==> flow/design.v <==
module uart_tx #(
    parameter BAUD_DIV = 434
) (
    input logic clk,
    input logic rst_n,
    input logic tx_start,
    input logic [7:0] data_in,
    output logic tx_busy,
    output logic tx
);
    logic [9:0] tx_shift;   
    logic [3:0] bit_count;
    logic [11:0] baud_counter;
    logic tx_active;
    always_ff @(posedge clk or negedge rst_n) begin
        if (!rst_n) begin
            tx_active <= 0;
            baud_counter <= 0;
            tx_busy <= 0;
            tx <= 1;   
        end else begin
            if (tx_start && !tx_active) begin
                tx_active <= 1;
                tx_shift <= {1'b1, data_in, 1'b0};   
                baud_counter <= BAUD_DIV;
                bit_count <= 0;
                tx_busy <= 1;
            end else if (tx_active) begin
                if (baud_counter == 0) begin
                    baud_counter <= BAUD_DIV;
                    tx <= tx_shift[0];   
                    tx_shift <= {1'b1, tx_shift[9:1]};   
                    bit_count <= bit_count + 1;
                    if (bit_count == 9) begin   
                        tx_active <= 0;
                        tx_busy <= 0;
                    end
                end else begin
                    baud_counter <= baud_counter - 1;
                end
            end
        end
    end
endmodule
module uart_rx #(
    parameter BAUD_DIV = 434   
) (
    input logic clk,
    input logic rst_n,
    input logic rx,
    output logic [7:0] data_out,
    output logic data_valid,
	 	output logic [7:0] leds
);
    logic [11:0] baud_counter;
    logic [3:0] bit_count;
    logic [7:0] rx_shift;
    logic rx_active;
    always_ff @(posedge clk or negedge rst_n) begin
        if (!rst_n) begin
            baud_counter <= 0;
            bit_count <= 0;
            rx_active <= 0;
            data_valid <= 0;
            rx_shift <= 8'b0;   
        end else begin
            if (!rx_active && !rx) begin
                rx_active <= 1;
                baud_counter <= BAUD_DIV / 2;
                bit_count <= 0;
                rx_shift <= 8'b0;   
            end else if (rx_active) begin
                if (baud_counter == 0) begin
                    baud_counter <= BAUD_DIV;
                    if (bit_count < 9) begin
                        rx_shift <= {rx, rx_shift[7:1]};   
                        bit_count <= bit_count + 1;
                    end else begin
                        rx_active <= 0;
                        data_out <= rx_shift;  
								leds <= rx_shift;
                        data_valid <= 1;
                    end
                end else begin
                    baud_counter <= baud_counter - 1;
                end
            end else begin
                data_valid <= 0;
            end
        end
    end
endmodule
module uart_edge_detection (
    input logic clk,           
    input logic rst_n,         
    input logic uart_rx,       
    output logic uart_tx,      
    output logic led_rx,       
    output logic led_tx,       
    output logic data_ready    
);
    parameter CLOCK_FREQ = 50000000;    
    parameter BAUD_RATE  = 115200;
    parameter BAUD_DIV   = CLOCK_FREQ / BAUD_RATE;
    parameter THRESHOLD  = 4;           
    logic [7:0] rx_data;
    logic rx_done;
    logic [7:0] processed_data;
    logic tx_start;
    logic tx_busy;
    logic [7:0] image_data [0:63];     
    logic [7:0] conv_result [0:35];    
    logic [5:0] rx_counter;            
    logic [5:0] tx_counter;            
    typedef enum logic [1:0] {IDLE, RECEIVE, PROCESS, SEND} state_t;
    state_t state, next_state;
    uart_rx #(
        .BAUD_DIV(BAUD_DIV)
    ) uart_receiver (
        .clk(clk),
        .rst_n(rst_n),
        .rx(uart_rx),
        .data_out(rx_data),
        .data_valid(rx_done)
    );
    uart_tx #(
        .BAUD_DIV(BAUD_DIV)
    ) uart_transmitter (
        .clk(clk),
        .rst_n(rst_n),
        .tx_start(tx_start),
        .data_in(processed_data),
        .tx_busy(tx_busy),
        .tx(uart_tx)
    );
    always_ff @(posedge clk or negedge rst_n) begin
        if (!rst_n)
            state <= IDLE;
        else
            state <= next_state;
    end
    always_comb begin
        case (state)
            IDLE:      next_state = (rx_done) ? RECEIVE : IDLE;
            RECEIVE:   next_state = (rx_counter == 6'd63 && rx_done) ? PROCESS : RECEIVE;
            PROCESS:   next_state = SEND;
            SEND:      next_state = (tx_counter == 6'd36 && !tx_busy) ? IDLE : SEND;
            default:   next_state = IDLE;
        endcase
    end
    always_ff @(posedge clk or negedge rst_n) begin
        if (!rst_n) begin
            rx_counter <= 6'd0;
        end else if ((state == IDLE || state == RECEIVE) && rx_done) begin
            image_data[rx_counter] <= rx_data;
            rx_counter <= rx_counter + 1;
        end else if (state == IDLE) begin
            rx_counter <= 6'd0;
        end
    end
    integer i, j, k, l;
    reg [3:0] sum;
    always_ff @(posedge clk or negedge rst_n) begin
        if (!rst_n) begin
            for (i = 0; i < 36; i = i + 1)
                conv_result[i] <= 8'd0;
        end else if (state == PROCESS) begin
            for (i = 0; i < 6; i = i + 1) begin
                for (j = 0; j < 6; j = j + 1) begin
                    sum = 0;
                    for (k = 0; k < 3; k = k + 1) begin
                        for (l = 0; l < 3; l = l + 1) begin
                            sum = sum + image_data[(i + k) * 8 + (j + l)][0];
                        end
                    end
                    conv_result[i * 6 + j] <= (sum >= THRESHOLD) ? 8'b1 : 8'b0;
                end
            end
        end
    end
    always_ff @(posedge clk or negedge rst_n) begin
        if (!rst_n) begin
            tx_counter <= 6'd0;
            tx_start <= 1'b0;
            processed_data <= 8'd0;
        end else if (state == SEND) begin
            if (!tx_busy && !tx_start) begin
                tx_start <= 1'b1;
                processed_data <= conv_result[tx_counter];
                tx_counter <= tx_counter + 1;
            end else if (tx_start && tx_busy) begin
                tx_start <= 1'b0;
            end
        end else begin
            tx_counter <= 6'd0;
            tx_start <= 1'b0;
        end
    end
    always_ff @(posedge clk or negedge rst_n) begin
        if (!rst_n) begin
            led_rx <= 1'b0;
            led_tx <= 1'b0;
            data_ready <= 1'b0;
        end else begin
            led_rx <= (state == RECEIVE) ? rx_done : 1'b0;
            led_tx <= (state == SEND) ? ~tx_busy : 1'b0;
            data_ready <= (state == SEND);  
        end
    end
endmodule
==> reports on uart_edge_detection <==
-- From RTL to reports: uart_edge_detection
Module uart_edge_detection before and after one edit of its RTL, step after step.
"unedited" refers to lines of the RTL above, "edited" to lines of the edited file.
"change": "edited" minus "unedited" as printed here. "rel. change": 100 x difference / "unedited".
Library cell names are shortened.
Not given: n/a
- design top: uart_edge_detection
- clock input: clk
- cell library: sky130hd
- timing corner: tt_025C_1v80

-- The edit
Unified diff, file above to edited file.
A script made this edit. It changes what the design does and was not meant as an optimisation.
begin of diff
@@ -37,5 +37,5 @@
                     end
                 end else begin
-                    baud_counter <= baud_counter - 1;
+                    baud_counter <= baud_counter + 1;
                 end
             end
end of diff

-- After elaboration
Yosys after proc, flatten, opt, wreduce and memory -nomap, before mapping. Print and check cells are not counted. Equal cells are merged and count once.
- cells by class (what ; unedited ; edited ; change ; rel. change (%)):
    add/sub/neg operators ; 294 ; 294 ; 0 ; 0.00
    $lt $le $gt $ge ; 37 ; 37 ; 0 ; 0.00
    equality and inequality tests ; 107 ; 107 ; 0 ; 0.00
    mux-type cells ; 84 ; 84 ; 0 ; 0.00
    bitwise logic cells ; 4 ; 4 ; 0 ; 0.00
    reductions and logical operators ; 96 ; 96 ; 0 ; 0.00
- operators by type and width (operator ; unedited ; edited ; change ; rel. change (%)):
    12-bit by 1-bit subtractor with 12-bit output with constant B ; 2 ; 1 ; -1 ; -50.00
    12-bit by 1-bit adder with 12-bit output with constant B ; 0 ; 1 ; +1 ; n/a
Operator kinds equal on both sides are left out: 40.
- word-level totals (what ; unedited ; edited ; change ; rel. change (%)):
    register bits ; 434 ; 434 ; 0 ; 0.00
    input port bits ; 3 ; 3 ; 0 ; 0.00
    output and inout port bits ; 4 ; 4 ; 0 ; 0.00
    elaborated cells ; 743 ; 743 ; 0 ; 0.00

-- Logic depth
Longest topological path by Yosys (ltp), each cell counted once; first at word level (registers and memories cut), then after technology mapping (sequential cells cut; the memories' decode and read muxes count).
- logic depth (what ; unedited ; edited ; change ; rel. change (%)):
    depth in word-level cells ; 10 ; 10 ; 0 ; 0.00
    ABC_AREA ; 0 ; 0 ; n/a ; n/a
    mapped depth ; 9 ; 9 ; 0 ; 0.00
    mapped depth without buffers ; 9 ; 9 ; 0 ; 0.00

-- After synthesis
Yosys stat after the flow's synthesis: flattened, memories mapped to cells. It holds for the ABC_AREA given above (unset counts as 0); a run with the other value may have another netlist.
- cell types (cell type ; unedited ; edited ; change ; rel. change (%)):
    a21oi_1 ; 53 ; 59 ; +6 ; +11.32
    nor3_1 ; 15 ; 9 ; -6 ; -40.00
    o21ai_1 ; 1 ; 7 ; +6 ; +600.00
    nor2_1 ; 140 ; 145 ; +5 ; +3.57
    a22o_1 ; 9 ; 4 ; -5 ; -55.56
    a221oi_1 ; 5 ; 0 ; -5 ; -100.00
    a22oi_1 ; 8 ; 4 ; -4 ; -50.00
    or3_1 ; 8 ; 4 ; -4 ; -50.00
    nor3b_1 ; 4 ; 0 ; -4 ; -100.00
    nand3_1 ; 8 ; 11 ; +3 ; +37.50
    o211ai_1 ; 3 ; 0 ; -3 ; -100.00
    o31ai_1 ; 2 ; 5 ; +3 ; +150.00
    o221ai_1 ; 0 ; 3 ; +3 ; n/a
    nand2_1 ; 70 ; 72 ; +2 ; +2.86
    a21o_1 ; 40 ; 38 ; -2 ; -5.00
    a211oi_1 ; 39 ; 37 ; -2 ; -5.13
    xnor2_1 ; 11 ; 9 ; -2 ; -18.18
    and3_1 ; 8 ; 6 ; -2 ; -25.00
Cell types equal on both sides are left out: 17.
Not every row of either side is listed.
- mapped netlist (what ; unedited ; edited ; change ; rel. change (%)):
    mapped cells ; 1220 ; 1218 ; -2 ; -0.16
    mapped area (um^2) ; 12634.6 ; 12565.8 ; -68.8 ; -0.54
    sequential area (um^2) ; 4797.1 ; 4797.1 ; 0.0 ; 0.00
    flip-flops ; 176 ; 176 ; 0 ; 0.00
    buffers ; 36 ; 36 ; 0 ; 0.00
By module: a second synthesis without flattening, with its own total; a netlist apart from the flattened one above.
- second synthesis, totals (what ; unedited ; edited ; change ; rel. change (%)):
    cell total of the unflattened synthesis ; 1223 ; 1246 ; +23 ; +1.88
    area (unflattened synthesis) (um^2) ; 12972.4 ; 13068.8 ; +96.4 ; +0.74
Rows give one instance, submodules left out.
- by module, unedited (module ; instances ; cells ; area (um^2) ; sequential area (um^2)):
    uart_edge_detection ; 1 ; 956 ; 9962.1 ; 3349.5
    uart_rx (BAUD_DIV=434) ; 1 ; 153 ; 1670.4 ; 890.9
    uart_tx (BAUD_DIV=434) ; 1 ; 114 ; 1340.0 ; 767.0
- by module, edited (module ; instances ; cells ; area (um^2) ; sequential area (um^2)):
    uart_edge_detection ; 1 ; 966 ; 10045.9 ; 3349.5
    uart_rx (BAUD_DIV=434) ; 1 ; 153 ; 1670.4 ; 890.9
    uart_tx (BAUD_DIV=434) ; 1 ; 127 ; 1352.5 ; 767.0

-- Worst setup path after synthesis
Source: OpenSTA report_checks on the synthesized netlist (no wires, ideal clock, input and output delay 20% of the period each), path of least setup slack; recovery checks are left aside. Register names are those of the netlist, which keeps one name where synthesis merged equal registers.
- timing path post-synthesis (what ; unedited ; edited ; change ; rel. change (%)):
    path type ; input to register ; input to register ; n/a ; n/a
    from ; input port uart_rx ; input port rst_n ; n/a ; n/a
    to ; register uart_receiver.rx_shift[7] ; register uart_transmitter.bit_count[0] ; n/a ; n/a
    clock period (ns) ; 20.0 ; 20.0 ; 0.0 ; 0.00
    input delay (ns) ; 4.000 ; 4.000 ; 0.000 ; 0.00
    setup time (ns) ; 0.125 ; 0.384 ; +0.259 ; n/a
    time at the first pin (ns) ; 4.000 ; 4.000 ; 0.000 ; 0.00
    arrival (ns) ; 4.723 ; 4.636 ; -0.087 ; -1.84
    data required time (ns) ; 19.875 ; 19.616 ; -0.259 ; -1.30
    setup slack (ns) ; 15.152 ; 14.980 ; -0.172 ; n/a
    path delay (ns) ; 0.848 ; 1.020 ; +0.172 ; +20.28
    driving pins on the path ; 3 ; 1 ; -2 ; -66.67
    buffers on the path ; 0 ; 0 ; 0 ; n/a
    synthesis period reached (ns) ; 4.848 ; 5.02 ; +0.172 ; +3.55
"path delay" is the arrival time less input delay plus setup time.
"driving pins on the path" counts driving pins, that of a launching flip-flop among them; a cell with two outputs on the path counts twice.
"synthesis period reached" = period - worst setup slack (recovery checks aside). The figure is calculated, with input and output delays left at 20% of the set period.
The rows between start and end are the longest chain of elaborated cells between them; the timing report does not say that the signal goes this way. Where chains are equally long, one stands for them.
A line is the first line of the expression or statement that the cell stems from. Yosys adds cells for indexed reads and writes and turns some case tables into memories.
At most two assigning lines are given for a register; there are more.
On the way, post-synthesis, unedited:
- path through: nand2b_1 -> and3_4 -> mux2_2
- length of the longest elaborated chain at 4
- noted elaborated cells on any way between the ends: 10
- source lines of those cells: 4
- classes of those cells: 4 x mux; 6 x reduce/logical
- RTL lines, path post-synthesis, unedited (what ; RTL line ; RTL):
    start, declared ; 96 ; input logic uart_rx,
    8-bit two-way mux ; 75 ; if (bit_count < 9) begin
    8-bit two-way mux ; 73 ; if (baud_counter == 0) begin
    8-bit two-way mux ; 72 ; end else if (rx_active) begin
    8-bit two-way mux ; 67 ; if (!rx_active && !rx) begin
    end, assigned ; 65 ; rx_shift <= 8'b0;
    end, assigned ; 76 ; rx_shift <= {rx, rx_shift[7:1]};
    end, declared ; 57 ; logic [7:0] rx_shift;
On the way, post-synthesis, edited:
- path through: nor2b_1
- length of the longest elaborated chain at 1
- noted elaborated cells on any way between the ends: 1
- source lines of those cells: 0
- classes of those cells: 1 x reduce/logical
- RTL lines, path post-synthesis, edited (what ; RTL line ; RTL):
    start, declared ; 95 ; input logic rst_n,
    3-bit AND reduction ; n/a ;
    end, assigned ; 26 ; bit_count <= 0;
    end, assigned ; 33 ; bit_count <= bit_count + 1;
    end, declared ; 12 ; logic [3:0] bit_count;

-- Timing after layout
Path of least setup slack in the final report of the runs of pair A (OpenROAD, finished layout, wires in). Where an end is a register, its clock arrival counts in the times.
- timing path after layout (what ; unedited ; edited ; change ; rel. change (%)):
    path type ; register to register ; register to register ; n/a ; n/a
    from ; register image_data[19] ; register image_data[37] ; n/a ; n/a
    to ; register conv_result[9][0] ; register conv_result[23][0] ; n/a ; n/a
    clock period (ns) ; 5.74 ; 5.74 ; 0.00 ; 0.00
    setup time (ns) ; 0.15 ; 0.15 ; 0.00 ; n/a
    time at the first pin (ns) ; 0.43 ; 0.44 ; +0.01 ; +2.33
    arrival (ns) ; 3.64 ; 3.66 ; +0.02 ; +0.55
    data required time (ns) ; 6.02 ; 6.03 ; +0.01 ; +0.17
    setup slack (ns) ; 2.38 ; 2.37 ; -0.01 ; n/a
    driving pins on the path ; 10 ; 10 ; 0 ; 0.00
    buffers on the path ; 0 ; 0 ; 0 ; n/a
The rows between start and end are the longest chain of elaborated cells between them; the timing report does not say that the signal goes this way. Where chains are equally long, one stands for them.
On the way, after layout, unedited:
- path through: edfxtp_1 -> inv_1 -> fa_1 -> fa_1 -> fa_1 -> inv_1 -> ha_1 -> a21o_1 -> a211oi_1 -> a21oi_1
- length of the longest elaborated chain at 8
- noted elaborated cells on any way between the ends: 8
- source lines of those cells: 2
- classes of those cells: 6 x add/sub; 1 x compare; 1 x mux
- RTL lines, path after layout, unedited (what ; RTL line ; RTL):
    start, assigned ; 155 ; image_data[rx_counter] <= rx_data;
    3-bit by 1-bit adder with 4-bit output ; 173 ; sum = sum + image_data[(i + k) * 8 + (j + l)][0];
    4-bit by 1-bit adder with 4-bit output x5 ; 173 ;
    4-bit by 3-bit >= comparator with 1-bit output ; 176 ; conv_result[i * 6 + j] <= (sum >= THRESHOLD) ? 8'b1 : 8'b0;
    1-bit two-way mux ; 176 ;
    end, assigned ; 166 ; conv_result[i] <= 8'd0;
    end, assigned ; 176 ;
    end, declared ; 112 ; logic [7:0] conv_result [0:35];
On the way, after layout, edited:
- path through: edfxtp_1 -> inv_1 -> fa_1 -> fa_1 -> fa_1 -> inv_1 -> ha_1 -> a21o_1 -> a211oi_1 -> a21oi_1
- length of the longest elaborated chain at 8
- noted elaborated cells on any way between the ends: 8
- source lines of those cells: 2
- classes of those cells: 6 x add/sub; 1 x compare; 1 x mux
- RTL lines, path after layout, edited (what ; RTL line ; RTL):
    start, assigned ; 155 ; image_data[rx_counter] <= rx_data;
    3-bit by 1-bit adder with 4-bit output ; 173 ; sum = sum + image_data[(i + k) * 8 + (j + l)][0];
    4-bit by 1-bit adder with 4-bit output x5 ; 173 ;
    4-bit by 3-bit >= comparator with 1-bit output ; 176 ; conv_result[i * 6 + j] <= (sum >= THRESHOLD) ? 8'b1 : 8'b0;
    1-bit two-way mux ; 176 ;
    end, assigned ; 166 ; conv_result[i] <= 8'd0;
    end, assigned ; 176 ;
    end, declared ; 112 ; logic [7:0] conv_result [0:35];

-- Flow runs
Both versions went through the flow (Yosys, OpenROAD) with the same settings in each pair. Constraints: input delay and output delay 20% of the set period each, output load 0.01 pF.
Flow settings, pair A:
- noted CORE_UTILIZATION: 40
- period_ns: 5.74
- CAP_MARGIN at 20
- CORE_MARGIN at 2
- SLEW_MARGIN: 20
- measured results, pair A (what ; unedited ; edited ; change ; rel. change (%)):
    mapped cell area after synthesis (um^2) ; 12634.6 ; 12565.8 ; -68.8 ; -0.54
    total die area (um^2) ; 33024.0 ; 32847.9 ; -176.1 ; -0.53
    standard-cell area of the final layout (um^2) ; 13659.4 ; 13591.8 ; -67.6 ; -0.49
    utilization of the finished layout (%) ; 43.6 ; 44.2 ; +0.6 ; n/a
    worst setup slack after layout (ns) ; 2.384 ; 2.366 ; -0.018 ; n/a
    setup TNS (ns) ; 0.000 ; 0.000 ; 0.000 ; n/a
    worst hold slack after layout (ns) ; 0.447 ; 0.485 ; +0.038 ; n/a
    power consumption (uW) ; 2710 ; 2694 ; -16 ; -0.59
    period achieved (ns) ; 3.356 ; 3.374 ; +0.018 ; +0.54
Flow settings, pair B:
- CAP_MARGIN at 5
- CELL_PAD_IN_SITES_DETAIL_PLACEMENT at 1
- CORE_ASPECT_RATIO at 1.45
- CORE_MARGIN at 9
- noted CORE_UTILIZATION: 31
- CTS_CLUSTER_DIAMETER: 216
- CTS_CLUSTER_SIZE at 79
- noted GPL_TIMING_DRIVEN: 1
- MIN_ROUTING_LAYER: met2
- noted PLACE_DENSITY: 0.43
- noted SETUP_SLACK_MARGIN: 0.05
- SLEW_MARGIN: 15
- period_ns: 3.81
- measured results, pair B (what ; unedited ; edited ; change ; rel. change (%)):
    mapped cell area after synthesis (um^2) ; 12634.6 ; 12565.8 ; -68.8 ; -0.54
    total die area (um^2) ; 48474.5 ; 48231.3 ; -243.2 ; -0.50
    standard-cell area of the final layout (um^2) ; 13967.1 ; 14004.7 ; +37.6 ; +0.27
    utilization of the finished layout (%) ; 34.8 ; 35.0 ; +0.2 ; n/a
    worst setup slack after layout (ns) ; 0.445 ; 0.375 ; -0.070 ; n/a
    setup TNS (ns) ; 0.000 ; 0.000 ; 0.000 ; n/a
    power consumption (uW) ; 4118 ; 4109 ; -9 ; -0.22
    period achieved (ns) ; 3.365 ; 3.435 ; +0.070 ; +2.08
By "period achieved" is meant the clock period of the run minus its worst setup slack. This is arithmetic on one report: input and output delays are still those of the set period (20% each).
"power consumption" is the tool's figure for a default switching activity; nothing was simulated.
